==> flow/design.v <==
module input_buffer #(parameter DATA_WIDTH = 8, parameter SIZE = 64)(
    input logic clk,
    input logic rst,
    input logic write_en,
    input logic [DATA_WIDTH-1:0] data_in,
    output logic [DATA_WIDTH-1:0] data_out,
    input logic [$clog2(SIZE)-1:0] read_addr,
    input logic [$clog2(SIZE)-1:0] write_addr
);
    logic [DATA_WIDTH-1:0] buffer [0:SIZE-1];
    always_ff @(posedge clk or posedge rst) begin
        if (rst)
            for (int i = 0; i < SIZE; i++) buffer[i] <= 0;
        else if (write_en)
            buffer[write_addr] <= data_in;
    end
    assign data_out = buffer[read_addr];
endmodule
module weight_buffer #(parameter DATA_WIDTH = 8, parameter SIZE = 9)(
    input logic clk,
    input logic rst,
    input logic write_en,
    input logic [DATA_WIDTH-1:0] data_in,
    input logic [$clog2(SIZE)-1:0] write_addr,
    output logic [SIZE*DATA_WIDTH-1:0] weights
);
    logic [DATA_WIDTH-1:0] buffer [0:SIZE-1];
    always_ff @(posedge clk or posedge rst) begin
        if (rst)
            for (int i = 0; i < SIZE; i++) buffer[i] <= 0;
        else if (write_en)
            buffer[write_addr] <= data_in;
    end
    for (genvar g = 0; g < SIZE; g++) begin : g_out
        assign weights[g*DATA_WIDTH +: DATA_WIDTH] = buffer[g];
    end
endmodule
module conv2d_core #(parameter DATA_WIDTH = 8)(
    input logic clk,
    input logic rst,
    input logic [9*DATA_WIDTH-1:0] input_window,
    input logic [9*DATA_WIDTH-1:0] weights,
    output logic signed [2*DATA_WIDTH-1:0] conv_out
);
    logic signed [2*DATA_WIDTH-1:0] acc, acc_next;
    always_comb begin
        acc_next = 0;
        for (int i = 0; i < 9; i++) begin
            acc_next += $signed(input_window[i*DATA_WIDTH +: DATA_WIDTH]) * $signed(weights[i*DATA_WIDTH +: DATA_WIDTH]);
        end
    end
    always_ff @(posedge clk or posedge rst) begin
        if (rst)
            acc <= 0;
        else
            acc <= acc_next;
    end
    assign conv_out = acc;
endmodule
module relu #(parameter DATA_WIDTH = 16)(
    input logic signed [DATA_WIDTH-1:0] in,
    output logic signed [DATA_WIDTH-1:0] out
);
    assign out = (in > 0) ? in : 0;
endmodule
module max_pool #(parameter DATA_WIDTH = 8)(
    input logic [DATA_WIDTH-1:0] in0, in1, in2, in3,
    output logic [DATA_WIDTH-1:0] out
);
    assign out = (in0 > in1) ? (in0 > in2 ? (in0 > in3 ? in0 : in3) : (in2 > in3 ? in2 : in3)) :
                              (in1 > in2 ? (in1 > in3 ? in1 : in3) : (in2 > in3 ? in2 : in3));
endmodule
module cnn_accel (
    input  logic        clk,
    input  logic        rst,
    input  logic        wr_en,
    input  logic        wr_sel,      
    input  logic [5:0]  wr_addr,
    input  logic [7:0]  wr_data,
    input  logic        start,
    output logic        ready,
    output logic        out_valid,
    output logic [15:0] out_data
);
    typedef enum logic [1:0] {S_IDLE, S_READ, S_CONV, S_POOL} state_t;
    state_t state;
    logic [3:0] k;           
    logic [1:0] s;           
    logic [1:0] py, px;      
    logic [7:0]  pix;
    logic [5:0]  rd_addr;
    logic [71:0] weights;
    logic [7:0]  win [0:8];
    logic [71:0] win_flat;
    logic signed [15:0] conv_out, relu_out;
    logic [15:0] pool_r [0:3];
    logic [15:0] pool_out;
    logic        out_valid_r;
    assign ready = (state == S_IDLE);
    input_buffer #(.DATA_WIDTH(8), .SIZE(64)) u_ibuf (
        .clk(clk), .rst(rst),
        .write_en(wr_en & ~wr_sel & ready),
        .data_in(wr_data),
        .data_out(pix),
        .read_addr(rd_addr),
        .write_addr(wr_addr)
    );
    weight_buffer #(.DATA_WIDTH(8), .SIZE(9)) u_wbuf (
        .clk(clk), .rst(rst),
        .write_en(wr_en & wr_sel & ready),
        .data_in(wr_data),
        .write_addr(wr_addr[3:0]),
        .weights(weights)
    );
    conv2d_core #(.DATA_WIDTH(8)) u_conv (
        .clk(clk), .rst(rst),
        .input_window(win_flat),
        .weights(weights),
        .conv_out(conv_out)
    );
    for (genvar g = 0; g < 9; g++) begin : g_win
        assign win_flat[g*8 +: 8] = win[g];
    end
    relu #(.DATA_WIDTH(16)) u_relu (.in(conv_out), .out(relu_out));
    max_pool #(.DATA_WIDTH(16)) u_pool (
        .in0(pool_r[0]), .in1(pool_r[1]), .in2(pool_r[2]), .in3(pool_r[3]),
        .out(pool_out)
    );
    logic [1:0] ky, kx;
    always_comb begin
        case (k)
            4'd0: begin ky = 2'd0; kx = 2'd0; end
            4'd1: begin ky = 2'd0; kx = 2'd1; end
            4'd2: begin ky = 2'd0; kx = 2'd2; end
            4'd3: begin ky = 2'd1; kx = 2'd0; end
            4'd4: begin ky = 2'd1; kx = 2'd1; end
            4'd5: begin ky = 2'd1; kx = 2'd2; end
            4'd6: begin ky = 2'd2; kx = 2'd0; end
            4'd7: begin ky = 2'd2; kx = 2'd1; end
            default: begin ky = 2'd2; kx = 2'd2; end
        endcase
    end
    logic [2:0] row, col;
    assign row = {py, 1'b0} + {2'b00, s[1]} + {1'b0, ky};
    assign col = {px, 1'b0} + {2'b00, s[0]} + {1'b0, kx};
    assign rd_addr = {row, col};
    always_ff @(posedge clk or posedge rst) begin
        if (rst) begin
            state       <= S_IDLE;
            k           <= 4'd0;
            s           <= 2'd0;
            py          <= 2'd0;
            px          <= 2'd0;
            out_valid_r <= 1'b0;
            for (int i = 0; i < 9; i++) win[i] <= 8'd0;
            for (int i = 0; i < 4; i++) pool_r[i] <= 16'd0;
        end else begin
            out_valid_r <= 1'b0;
            case (state)
                S_IDLE: begin
                    if (start) begin
                        state <= S_READ;
                        k  <= 4'd0;
                        s  <= 2'd0;
                        py <= 2'd0;
                        px <= 2'd0;
                    end
                end
                S_READ: begin
                    win[k] <= pix;
                    if (k == 4'd8) state <= S_CONV;
                    else k <= k + 4'd1;
                end
                S_CONV: begin
                    state <= S_POOL;
                end
                S_POOL: begin
                    pool_r[s] <= relu_out;
                    k <= 4'd0;
                    if (s == 2'd3) begin
                        out_valid_r <= 1'b1;
                        s <= 2'd0;
                        if (px == 2'd2) begin
                            px <= 2'd0;
                            if (py == 2'd2) begin
                                py <= 2'd0;
                                state <= S_IDLE;
                            end else begin
                                py <= py + 2'd1;
                                state <= S_READ;
                            end
                        end else begin
                            px <= px + 2'd1;
                            state <= S_READ;
                        end
                    end else begin
                        s <= s + 2'd1;
                        state <= S_READ;
                    end
                end
                default: state <= S_IDLE;
            endcase
        end
    end
    assign out_valid = out_valid_r;
    assign out_data  = pool_out;
endmodule
Reports on cnn_accel
The steps from the RTL of cnn_accel to its reports follow in flow order.
Line numbers count from 1 in the design file above.
Operators carry their Yosys type and port widths (W data, S select, Z words).
Cell names lack the library's common part.
{ "design": {"top": "cnn_accel", "clk_port": "clk", "cell_library": "sky130hd", "pvt_corner": "tt_025C_1v80"} }

After elaboration
Yosys after proc, flatten, opt, wreduce and memory -nomap, before mapping. Print and check cells are not counted. Equal cells are merged and count once.
Memory sizes are those after Yosys's memory passes, which may raise the word count (mostly to a power of two), join words into wider ones and drop unused or constant bits.
{ "word_totals": {"input_bits": 19, "n_memories": 1, "mem_bits_ro": 32, "ff_bits": 749} }
{ "classes": {"n_eq": 155, "n_reduce_logical": 100, "bitwise": 5, "addsub": 16, "multipliers": 9, "compare": 7, "mux": 30} }
{ "mem_list": {"columns": ["name", "words", "word_bits", "read_ports", "wr", "line_no", "rtl"], "rows": [
  ["(name not given)", 8, 4, 1, 0, 131, "case (k)"]
]} }
{ "op_table": {"columns": ["operator", "count"], "rows": [
  ["$mul A8 B8 Y16", 9],
  ["$pmux W8 S64", 1],
  ["$eq A6 B6 Y1 const B", 64],
  ["$eq A6 B5 Y1 const B", 32],
  ["$reduce_and A2 Y1", 87],
  ["$add A16 B16 Y16", 8],
  ["$mux W16", 7],
  ["$gt A16 B16 Y1", 6],
  ["$eq A6 B4 Y1 const B", 16],
  ["$eq A6 B3 Y1 const B", 8],
  ["$eq A4 B3 Y1 const B", 8],
  ["$eq A6 B2 Y1 const B", 4],
  ["$mux W2", 9],
  ["$gt A16 B1 Y1 const B", 1],
  ["$eq A4 B2 Y1 const B", 4],
  ["$eq A2 B2 Y1 const B", 6],
  ["$eq A6 B1 Y1 const B", 2],
  ["$logic_not A6 Y1", 2],
  ["$pmux W4 S3", 1],
  ["$pmux W2 S2", 3],
  ["$mux W4", 3],
  ["$ne A2 B2 Y1 const B", 5],
  ["$reduce_and A3 Y1", 3],
  ["$eq A4 B1 Y1 const B", 2],
  ["$eq A4 B4 Y1 const B", 2],
  ["$logic_not A4 Y1", 2],
  ["$pmux W2 S4", 1],
  ["$add A2 B1 Y2 const B", 3]
]} }
Not listed: further kinds 12, cells in them 23.

Depth
Yosys ltp: most cells in a row. Word level: on the elaborated netlist, between registers, memories and ports. Mapped: between sequential cells and ports; inverters and the memories' decode and read muxes count.
{ "logic_depth": {"ltp_word": 9, "abc_area": 1, "ltp_mapped": 36, "mapped_depth_nobuf": 36} }

Netlist
The flow's flattened synthesis, as Yosys stat reports it; memories are mapped. The netlist is that of the ABC_AREA named above (0 if unset); the other value can give another one.
Totals and module areas in this step are rounded.
{ "synth_totals": {"area_um2": 60000, "flip_flops": 751, "cells": 7385} }
{ "types": {"columns": ["cell", "count"], "rows": [
  ["dfrtp_1", 750],
  ["fa_1", 691],
  ["nand2_1", 2333],
  ["inv_1", 1375],
  ["ha_1", 290],
  ["o21ai_0", 667],
  ["nand3_1", 358],
  ["clkbuf_1", 298],
  ["nor2_1", 272],
  ["nand4_1", 59],
  ["a21oi_1", 51],
  ["xor2_1", 24],
  ["or2_2", 30],
  ["xnor2_1", 18],
  ["buf_2", 22],
  ["nor2_4", 9],
  ["o2bb2ai_1", 10],
  ["nor3_2", 8]
]} }
Other cell types: 28; their cells: 120.

Timing after synthesis
OpenSTA on the mapped netlist: ideal clock, no wires. The path of least setup slack (recovery checks aside). Input and output delay are each 20% of the period. Register names are those of the netlist, which keeps one name where synthesis merged equal registers.
{ "synth_path": {"path_kind": "register to register", "start": "reg u_wbuf.buffer[6][0]", "end": "reg u_conv.acc[15]", "t_first_pin_ns": 0.000, "stages": 28, "arrival_ns": 7.265, "slack_ns": 2.619, "period_ns": 10.0, "setup_time_ns": 0.116, "delay_ns": 7.381, "period_less_setup_slack_ns": 7.381} }
"delay_ns" is the arrival time less input delay plus setup time.
"stages": output pins that drive a net of the path, with the launching flip-flop's if there is one; two outputs of one cell count as two.
"period_less_setup_slack_ns" = period - worst setup slack (recovery checks aside). The figure is calculated, with input and output delays left at 20% of the set period.
Between the ends stands the longest chain of elaborated cells between them, by number of cells; it is not shown to be the way that was timed. Of several equally long chains one is given.
Each line given opens the expression or statement behind the cell; cells for indexed reads and writes are added by Yosys, which also makes memories of some case tables.
{ "synth_between": {"cell_sequence": "dfrtp_1 clkbuf_1 nand2_1 fa_1 inv_1 fa_1 fa_1 inv_1 fa_1 fa_1 inv_1 fa_1 fa_1 fa_1 fa_1 inv_1 fa_1 inv_1 ha_1 nand4_1 o21ai_0 nand2_1 o21ai_0 nand3_1 nand2_1 inv_1 nand2_1 nand2_1", "elab_chain_len": 4, "cone_cells": 4, "cone_lines": 1, "classes_between": "add/sub: 3; mul: 1"} }
{ "synth_lines": {"columns": ["element", "line_no", "rtl"], "rows": [
  ["from (decl)", 27, "logic [DATA_WIDTH-1:0] buffer [0:SIZE-1];"],
  ["from (assign)", 30, "for (int i = 0; i < SIZE; i++) buffer[i] <= 0;"],
  ["from (assign)", 32, "buffer[write_addr] <= data_in;"],
  ["$mul A8 B8 Y16", 49, "acc_next += $signed(input_window[i*DATA_WIDTH +: DATA_WIDTH]) * $signed(weights[i*DATA_WIDTH +: DATA_WIDTH]);"],
  ["$add A16 B16 Y16 (3 in a row)", 49, null],
  ["to (assign)", 54, "acc <= 0;"],
  ["to (assign)", 56, "acc <= acc_next;"],
  ["to (decl)", 45, "logic signed [2*DATA_WIDTH-1:0] acc, acc_next;"]
]} }

Path in the finished layout
From the final timing report of stored run 1: the path of least setup slack in the routed layout; clock arrival at registers is part of the times.
{ "layout_path": {"path_kind": "register to register", "start": "reg win[6][7]", "end": "reg u_conv.acc[14]", "stages": 28, "setup_time_ns": 0.07, "t_first_pin_ns": 0.70, "arrival_ns": 8.03, "period_ns": 4.72, "slack_ns": -2.72} }
Between the ends stands the longest chain of elaborated cells between them, by number of cells; it is not shown to be the way that was timed. Of several equally long chains one is given.
{ "layout_between": {"cell_sequence": "dfrtp_2 nand2_2 fa_2 inv_2 fa_1 fa_1 inv_2 fa_2 fa_1 inv_1 fa_1 fa_1 fa_1 fa_1 inv_1 fa_1 inv_2 ha_4 buf_6 nand2_4 nor3_2 nand2_1 o211ai_1 nand3_1 nand2_1 nand2_1 a21oi_2 xor2_1", "elab_chain_len": 4, "cone_cells": 4, "cone_lines": 1, "classes_between": "add/sub: 3; mul: 1"} }
{ "layout_lines": {"columns": ["element", "line_no", "rtl"], "rows": [
  ["from (decl)", 93, "logic [7:0]  win [0:8];"],
  ["from (assign)", 155, "for (int i = 0; i < 9; i++) win[i] <= 8'd0;"],
  ["from (assign)", 170, "win[k] <= pix;"],
  ["$mul A8 B8 Y16", 49, "acc_next += $signed(input_window[i*DATA_WIDTH +: DATA_WIDTH]) * $signed(weights[i*DATA_WIDTH +: DATA_WIDTH]);"],
  ["$add A16 B16 Y16 (3 in a row)", 49, null],
  ["to (assign)", 54, "acc <= 0;"],
  ["to (assign)", 56, "acc <= acc_next;"],
  ["to (decl)", 45, "logic signed [2*DATA_WIDTH-1:0] acc, acc_next;"]
]} }

## Implementation results

Module cnn_accel, platform sky130hd: 4 stored runs of the flow (Yosys, OpenROAD) with differing settings, in no particular order. Input and output delays are each 20% of the period that was set; the output load is 0.01 pF.
By "period reached" is meant the clock period of the run minus its worst setup slack. This is arithmetic on one report: input and output delays are still those of the set period (20% each).
"total power of the final layout" is the tool's figure for a default switching activity; nothing was simulated.
The measured numbers are rounded.

==> stored run 1: settings <==
{ "ABC_AREA": 1, "CELL_PAD_IN_SITES_GLOBAL_PLACEMENT": 2, "CORE_ASPECT_RATIO": 0.97, "CORE_UTILIZATION": 34, "GPL_TIMING_DRIVEN": 1, "HOLD_SLACK_MARGIN": 0.23, "MAX_ROUTING_LAYER": "met4", "MIN_ROUTING_LAYER": "met1", "PLACE_DENSITY_LB_ADDON": 0.29, "SLEW_MARGIN": 20, "period_ns": 4.72, "CAP_MARGIN": 20, "CORE_MARGIN": 2 }
==> stored run 1: results <==
mapped cell area after synthesis: 60,000 µm²
die size: 180,000 µm²
post-layout utilization: 41%
worst setup slack after layout: -2.7 ns
worst hold slack in the final report: 0.35 ns
total power of the final layout: 24,000 uW
period reached: 7.443 ns

==> stored run 2: settings <==
{ "CAP_MARGIN": 25, "CORE_MARGIN": 4, "CORE_UTILIZATION": 39, "GPL_ROUTABILITY_DRIVEN": 0, "GPL_TIMING_DRIVEN": 1, "MIN_ROUTING_LAYER": "met1", "PLACE_DENSITY": 0.72, "SLEW_MARGIN": 15, "TNS_END_PERCENT": 65, "period_ns": 12.5 }
==> stored run 2: results <==
mapped cell area after synthesis: 59,000 µm²
die size: 160,000 µm²
post-layout utilization: 43%
worst setup slack after layout: 4.5 ns
worst hold slack in the final report: 0.35 ns
total power of the final layout: 12,000 uW
period reached: 8.000 ns

==> stored run 3: settings <==
{ "CORE_MARGIN": 4, "CORE_UTILIZATION": 39, "PLACE_DENSITY_LB_ADDON": 0.19, "period_ns": 12.5, "CAP_MARGIN": 20, "SLEW_MARGIN": 20 }
==> stored run 3: results <==
mapped cell area after synthesis: 59,000 µm²
die size: 160,000 µm²
post-layout utilization: 43%
worst setup slack after layout: 4.4 ns
worst hold slack in the final report: 0.34 ns
total power of the final layout: 12,000 uW
period reached: 8.139 ns

==> stored run 4: settings <==
{ "CAP_MARGIN": 0, "CELL_PAD_IN_SITES_DETAIL_PLACEMENT": 2, "CELL_PAD_IN_SITES_GLOBAL_PLACEMENT": 3, "CORE_ASPECT_RATIO": 1.13, "CORE_MARGIN": 10, "CORE_UTILIZATION": 56, "CTS_CLUSTER_SIZE": 91, "GPL_ROUTABILITY_DRIVEN": 1, "MAX_ROUTING_LAYER": "met4", "PLACE_DENSITY_LB_ADDON": 0.07, "SETUP_SLACK_MARGIN": 1.82, "SLEW_MARGIN": 35, "period_ns": 9.41 }
==> stored run 4: results <==
no final report: placement broke off with FLW-0024
